==> flow/design.v <==
`timescale 1ns/100ps
module mult(
	input 			clk,				
	input 			rst_n,				
	input 			pipe_flush,				
	input 	[63:0] 	a,				
	input 	[63:0] 	b,				
	output 	[63:0] 	result				
);
	wire [63:0] result_tmp;
	reg [63:0] pipe_reg_0;
	reg [63:0] pipe_reg_1;
	assign result_tmp = a*b;
	assign result = pipe_reg_1;
	always@(posedge clk or negedge rst_n) begin
		if(~rst_n) begin
			pipe_reg_0 <= 0;
			pipe_reg_1 <= 0;
		end
		else if(pipe_flush) begin
			pipe_reg_0 <= 0;
			pipe_reg_1 <= 0;
		end
		else begin
			pipe_reg_0 <= result_tmp;
			pipe_reg_1 <= pipe_reg_0;
		end
	end
endmodule  
`timescale 1ns/100ps
module mult_top(
	input 							clk, 
	input							rst_n,
	input							pipe_flush,
	input 			[32-1:0] 	mcand,
	input 			[32-1:0] 	mplier,
	input 			[4:0]	 		func,
	output logic 	[32-1:0] 	result
);
	localparam [4:0] ALU_ADD    = 5'h00;
	localparam [4:0] ALU_MUL    = 5'h0a;
	localparam [4:0] ALU_MULH   = 5'h0b;
	localparam [4:0] ALU_MULHSU = 5'h0c;
	localparam [4:0] ALU_MULHU  = 5'h0d;
	logic [32-1:0] mcand_in, mplier_in;
    logic signed [32-1:0] signed_mcand_in, signed_mplier_in;
    logic [2*32-1:0] product_out;
	logic signed [2*32-1:0] signed_product_out;
	logic [4:0] func_d0;
	logic [4:0] func_d1;
	assign mcand_in = mcand;
    assign mplier_in = mplier;
    assign signed_mcand_in = mcand;
    assign signed_mplier_in = mplier;
	always@(posedge clk or negedge rst_n) begin 
		if(~rst_n)begin 
			func_d0 <= ALU_ADD;
			func_d1 <= ALU_ADD;
		end
		else if(pipe_flush)begin
			func_d0 <= ALU_ADD;
			func_d1 <= ALU_ADD;
		end
		else begin
			func_d0 <= func;
			func_d1 <= func_d0;
		end
	end
    always_comb begin
        case(func_d1)
            ALU_MUL:	begin
            	result = signed_product_out[32-1:0];
            end    
            ALU_MULH:	begin
            	result = signed_product_out[2*32-1:32];
            end   
            ALU_MULHSU:	begin
            	result = product_out[2*32-1:32];
            end
            ALU_MULHU:	begin
            	result = product_out[2*32-1:32];
            end  
            default:	begin
            	result = 32'hfacebeec;   
            end    
        endcase
    end
	mult u_mult_signed(
		.clk(clk),
		.rst_n(rst_n),
		.pipe_flush(pipe_flush),
		.a({{32{signed_mcand_in[31]}},signed_mcand_in}),
		.b({{32{signed_mplier_in[31]}},signed_mplier_in}),
		.result(signed_product_out)
	);
	mult u_mult_unsigned(
		.clk(clk),
		.rst_n(rst_n),
		.pipe_flush(pipe_flush),
		.a({{32{mcand_in[31] & (func == ALU_MULHSU)}},mcand_in}),
		.b({32'b0,mplier_in}),
		.result(product_out)
	);
endmodule
Tool chain data of mult_top
What the tools print for mult_top, step after step.
Lines are those of the file above, counted from 1.
Operators carry their Yosys type and port widths (W data, S select, Z words).
A cell with n/a has no value.
- design top: mult_top
- clock port: clk
- cell library: sky130hd
- library corner: tt_025C_1v80

Elaborated design
Counts by Yosys on the flattened word-level netlist (proc, flatten, opt, wreduce; memories kept). Register bits leave out memories and registers merged into their read ports (data or address); mux counts leave out enables and synchronous resets folded into registers. Print and check cells are left out. Cells with the same type and inputs are merged into one.
- noted register bits: 266
- noted input bits: 72
- output and inout bits: 32
- muxes and demuxes: 7
- reduce/logical cells: 1
- noted equal/unequal tests: 5
- bitwise operators at 1
- multipliers at 2
- operators with widths (kind ; number):
    $mul A33 B33 Y64 ; 1
    $mul A32 B32 Y64 ; 1
    $mux W64 ; 4
    $pmux W32 S3 ; 1
    $eq A5 B4 Y1 const B ; 5
    $mux W5 ; 2
    $reduce_or A2 Y1 ; 1
    $and A1 B1 Y1 ; 1

Longest topological paths
Longest topological path by Yosys (ltp), each cell counted once; first at word level (registers and memories cut), then after technology mapping (sequential cells cut; the memories' decode and read muxes count).
- noted word-level depth: 4
- ABC_AREA at 0
- mapped depth: 30

Mapped cells and area
Yosys stat after the flow's synthesis: flattened, memories mapped to cells. It holds for the ABC_AREA given above (unset counts as 0); a run with the other value may have another netlist.
The area totals of this step are shown rounded.
- mapped area at 75200 µm²
- noted buffer cells: 268
- noted mapped flip-flops: 202
- noted area of sequential cells: 5050 µm²
- standard cells after synthesis at 7586
- cells by type (cell type ; number ; area in all (µm²)):
    sky130_fd_sc_hd__fa_1 ; 2153 ; 4.31E+04
    sky130_fd_sc_hd__inv_1 ; 2399 ; 9E+03
    sky130_fd_sc_hd__dfrtp_1 ; 202 ; 5.05E+03
    sky130_fd_sc_hd__ha_1 ; 380 ; 4754.56
    sky130_fd_sc_hd__and2_1 ; 471 ; 2.95E+03
    sky130_fd_sc_hd__nand2_1 ; 695 ; 2.61E+03
    sky130_fd_sc_hd__nor2b_1 ; 159 ; 994.704
    sky130_fd_sc_hd__clkbuf_1 ; 254 ; 953.414
    sky130_fd_sc_hd__xnor2_1 ; 97 ; 849.565
    sky130_fd_sc_hd__a21oi_1 ; 117 ; 585.562
    sky130_fd_sc_hd__a21o_1 ; 66 ; 495.475
    sky130_fd_sc_hd__nor2_1 ; 126 ; 472.954
    sky130_fd_sc_hd__o21ai_0 ; 75 ; 375.36
    sky130_fd_sc_hd__mux2i_1 ; 32 ; 320.307
    sky130_fd_sc_hd__xor2_1 ; 35 ; 306.544
    sky130_fd_sc_hd__o211ai_1 ; 30 ; 225.216
    sky130_fd_sc_hd__nand3_1 ; 35 ; 175.168
    sky130_fd_sc_hd__o21bai_1 ; 17 ; 127.622
Other cell types: 58; their cells: 243.
By module: a second synthesis without flattening, with its own total; a netlist apart from the flattened one above.
- noted cells (unflattened synthesis): 14939
- area (unflattened synthesis): 136000 µm²
Each row is one instance without its submodules.
- by module (module ; cells ; area (µm²) ; times used):
    mult ; 7419 ; 67400 ; 2
    mult_top ; 101 ; 1050 ; 1

Timing after synthesis
Path of least setup slack by OpenSTA after synthesis, without wires, with an ideal clock, recovery checks aside; 20% of the period is set as input and as output delay. Where synthesis merged equal registers, the netlist keeps one of their names.
- kind: input-to-reg
- start point: in func[0]
- end point: reg u_mult_unsigned.pipe_reg_0[58]
- path slack: 2.268 ns
- period at 13.0 ns
- noted data arrival time: 10.604 ns
- external input delay: 2.600 ns
- path delay: 8.132 ns
- noted stages on the path: 26
- launch time at the first pin at 2.600 ns
- synthesis period reached at 10.732 ns
"path delay" is the arrival time less input delay plus setup time.
"stages on the path" counts driving pins, that of a launching flip-flop among them; a cell with two outputs on the path counts twice.
"synthesis period reached" is the clock period less the worst setup slack; recovery checks do not enter. This is arithmetic on one report: input and output delays are still those of the set period (20% each).
The rows between start and end are the longest chain of elaborated cells between them; the timing report does not say that the signal goes this way. Where chains are equally long, one stands for them.
Each line given opens the expression or statement behind the cell; cells for indexed reads and writes are added by Yosys, which also makes memories of some case tables.
At most two assigning lines are given for a register; there are more.
- path through: sky130_fd_sc_hd__nand4b_1 > sky130_fd_sc_hd__nor3_1 > sky130_fd_sc_hd__clkbuf_1 > sky130_fd_sc_hd__nand2_1 > sky130_fd_sc_hd__fa_1 > sky130_fd_sc_hd__inv_1 > sky130_fd_sc_hd__fa_1 > sky130_fd_sc_hd__inv_1 > sky130_fd_sc_hd__fa_1 > sky130_fd_sc_hd__fa_1 > sky130_fd_sc_hd__inv_1 > sky130_fd_sc_hd__fa_1 > sky130_fd_sc_hd__fa_1 > sky130_fd_sc_hd__fa_1 > sky130_fd_sc_hd__fa_1 > sky130_fd_sc_hd__ha_1 > sky130_fd_sc_hd__a21oi_1 > sky130_fd_sc_hd__o21ai_0 > sky130_fd_sc_hd__a221oi_1 > sky130_fd_sc_hd__o211ai_1 > sky130_fd_sc_hd__a2111oi_2 > sky130_fd_sc_hd__or3_4 > sky130_fd_sc_hd__a21oi_2 > sky130_fd_sc_hd__or2_4 > sky130_fd_sc_hd__a31oi_4 > sky130_fd_sc_hd__mux2_1
- cells in the longest elaborated chain: 4
- elaborated cells on any way between the ends: 4
- noted RTL lines with such cells: 3
- ends and longest elaborated chain, post-synthesis (item ; line ; source):
    start: declaration ; 37 ; input [4:0] func,
    $eq A5 B4 Y1 ; 100 ; .a({{32{mcand_in[31] & (func == ALU_MULHSU)}},mcand_in}),
    $and A1 B1 Y1 ; 100 ;
    $mul A33 B33 Y64 ; 13 ; assign result_tmp = a*b;
    $mux W64 ; 20 ; else if(pipe_flush) begin
    end: assignment ; 21 ; pipe_reg_0 <= 0;
    end: assignment ; 25 ; pipe_reg_0 <= result_tmp;
    end: declaration ; 11 ; reg [63:0] pipe_reg_0;

Timing after layout
Path of least setup slack in the final report of flow run B (OpenROAD, finished layout, wires in). Where an end is a register, its clock arrival counts in the times.
- kind: input-to-reg
- start point: in func[0]
- end point: reg u_mult_unsigned.pipe_reg_0[61]
- noted data arrival time: 10.45 ns
- noted stages on the path: 31
- path slack: -1.35 ns
- period at 8.71 ns
- launch time at the first pin at 1.74 ns
- external input delay: 1.74 ns
The rows between start and end are the longest chain of elaborated cells between them; the timing report does not say that the signal goes this way. Where chains are equally long, one stands for them.
At most two assigning lines are given for a register; there are more.
- path through: sky130_fd_sc_hd__buf_6 > sky130_fd_sc_hd__nand4b_1 > sky130_fd_sc_hd__nor3_4 > sky130_fd_sc_hd__buf_12 > sky130_fd_sc_hd__clkbuf_16 > sky130_fd_sc_hd__buf_6 > sky130_fd_sc_hd__nand2_1 > sky130_fd_sc_hd__fa_1 > sky130_fd_sc_hd__inv_1 > sky130_fd_sc_hd__fa_1 > sky130_fd_sc_hd__inv_2 > sky130_fd_sc_hd__fa_2 > sky130_fd_sc_hd__buf_12 > sky130_fd_sc_hd__fa_1 > sky130_fd_sc_hd__inv_2 > sky130_fd_sc_hd__fa_1 > sky130_fd_sc_hd__fa_1 > sky130_fd_sc_hd__fa_2 > sky130_fd_sc_hd__fa_1 > sky130_fd_sc_hd__ha_4 > sky130_fd_sc_hd__nand2_4 > sky130_fd_sc_hd__o21ai_4 > sky130_fd_sc_hd__a221oi_2 > sky130_fd_sc_hd__o211ai_1 > sky130_fd_sc_hd__a2111oi_4 > sky130_fd_sc_hd__buf_6 > sky130_fd_sc_hd__or3_4 > sky130_fd_sc_hd__a21o_4 > sky130_fd_sc_hd__a2111o_1 > sky130_fd_sc_hd__nand3b_1 > sky130_fd_sc_hd__nor3b_4
- cells in the longest elaborated chain: 4
- elaborated cells on any way between the ends: 4
- noted RTL lines with such cells: 3
- ends and longest elaborated chain, post-layout (item ; line ; source):
    start: declaration ; 37 ; input [4:0] func,
    $eq A5 B4 Y1 ; 100 ; .a({{32{mcand_in[31] & (func == ALU_MULHSU)}},mcand_in}),
    $and A1 B1 Y1 ; 100 ;
    $mul A33 B33 Y64 ; 13 ; assign result_tmp = a*b;
    $mux W64 ; 20 ; else if(pipe_flush) begin
    end: assignment ; 21 ; pipe_reg_0 <= 0;
    end: assignment ; 25 ; pipe_reg_0 <= result_tmp;
    end: declaration ; 11 ; reg [63:0] pipe_reg_0;

Data sheet: physical implementation of mult_top

Measured results for mult_top: 6 stored runs of the Yosys and OpenROAD flow on sky130hd. The settings differ; the order carries no meaning. The constraints put input and output delay at 20% of the set period each and load the outputs with 0.01 pF.
"reached clock period" = clock period - worst setup slack. The figure is calculated, with input and output delays left at 20% of the set period.
Measured values are rounded.

Flow run A
Settings were CELL_PAD_IN_SITES_GLOBAL_PLACEMENT = 0; CORE_ASPECT_RATIO = 0.89; CORE_UTILIZATION = 50; GPL_ROUTABILITY_DRIVEN = 0; GPL_TIMING_DRIVEN = 0; MAX_ROUTING_LAYER = met5; MIN_ROUTING_LAYER = met2; PLACE_DENSITY_LB_ADDON = 0.29; SETUP_SLACK_MARGIN = 2.2; SLEW_MARGIN = 10; period_ns = 10.0; CAP_MARGIN = 20; CORE_MARGIN = 2
- stopped before the end: routing reported GRT-0116

Flow run B
Settings were CAP_MARGIN = 30; CELL_PAD_IN_SITES_DETAIL_PLACEMENT = 1; CELL_PAD_IN_SITES_GLOBAL_PLACEMENT = 1; CORE_MARGIN = 6; CORE_UTILIZATION = 23; CTS_CLUSTER_DIAMETER = 260; GPL_TIMING_DRIVEN = 0; PLACE_DENSITY_LB_ADDON = 0.25; SETUP_SLACK_MARGIN = 2.29; TNS_END_PERCENT = 50; period_ns = 8.71; SLEW_MARGIN = 20
- noted the chip area in the Yosys report: 75,200 µm²
- full die area at 341,000 µm²
- noted the setup TNS: -25.9 ns
- noted the utilization of the finished layout: 28.3 %
- noted the setup slack of the worst path: -1.35 ns
- noted the standard-cell area after layout: 91,800 µm²
- lowest hold slack: 0.465 ns
- noted the reached clock period: 10.057 ns

Flow run C
Settings were ABC_AREA = 1; CELL_PAD_IN_SITES_DETAIL_PLACEMENT = 1; CORE_UTILIZATION = 21; CTS_CLUSTER_SIZE = 74; GPL_ROUTABILITY_DRIVEN = 0; HOLD_SLACK_MARGIN = 0.29; MIN_ROUTING_LAYER = met2; PLACE_DENSITY_LB_ADDON = 0.21; SETUP_SLACK_MARGIN = -0.86; SLEW_MARGIN = 20; TNS_END_PERCENT = 15; period_ns = 11.2; CAP_MARGIN = 20; CORE_MARGIN = 2
- noted the chip area in the Yosys report: 78,500 µm²
- full die area at 379,000 µm²
- noted the setup TNS: 0.000 ns
- noted the utilization of the finished layout: 23.3 %
- noted the setup slack of the worst path: 0.577 ns
- noted the standard-cell area after layout: 86,600 µm²
- lowest hold slack: 0.448 ns
- noted the reached clock period: 10.623 ns

Flow run D
Settings were CORE_ASPECT_RATIO = 0.89; MAX_ROUTING_LAYER = met4; PLACE_DENSITY_LB_ADDON = 0.29; period_ns = 13.0; CAP_MARGIN = 20; CORE_MARGIN = 2; CORE_UTILIZATION = 40; SLEW_MARGIN = 20
- noted the chip area in the Yosys report: 75,200 µm²
- full die area at 192,000 µm²
- noted the setup TNS: 0.000 ns
- noted the utilization of the finished layout: 42.6 %
- noted the setup slack of the worst path: 1.18 ns
- noted the standard-cell area after layout: 79,900 µm²
- lowest hold slack: 0.458 ns
- noted the reached clock period: 11.816 ns

Flow run E
Settings were CELL_PAD_IN_SITES_GLOBAL_PLACEMENT = 1; CORE_ASPECT_RATIO = 0.89; GPL_TIMING_DRIVEN = 0; MAX_ROUTING_LAYER = met4; MIN_ROUTING_LAYER = met2; PLACE_DENSITY_LB_ADDON = 0.29; period_ns = 13.0; CAP_MARGIN = 20; CORE_MARGIN = 2; CORE_UTILIZATION = 40; SLEW_MARGIN = 20
- stopped before the end: routing reported GRT-0116

Flow run F
Settings were CAP_MARGIN = 30; CELL_PAD_IN_SITES_DETAIL_PLACEMENT = 0; CELL_PAD_IN_SITES_GLOBAL_PLACEMENT = 0; CORE_ASPECT_RATIO = 0.78; CORE_MARGIN = 5; CORE_UTILIZATION = 15; CTS_CLUSTER_SIZE = 91; GPL_ROUTABILITY_DRIVEN = 1; MAX_ROUTING_LAYER = met4; SETUP_SLACK_MARGIN = -0.47; SLEW_MARGIN = 30; period_ns = 8.87
- noted the chip area in the Yosys report: 75,200 µm²
- full die area at 516,000 µm²
- noted the setup TNS: -14.2 ns
- noted the utilization of the finished layout: 19.7 %
- noted the setup slack of the worst path: -0.656 ns
- noted the standard-cell area after layout: 98,400 µm²
- lowest hold slack: 0.458 ns
- noted the reached clock period: 9.526 ns
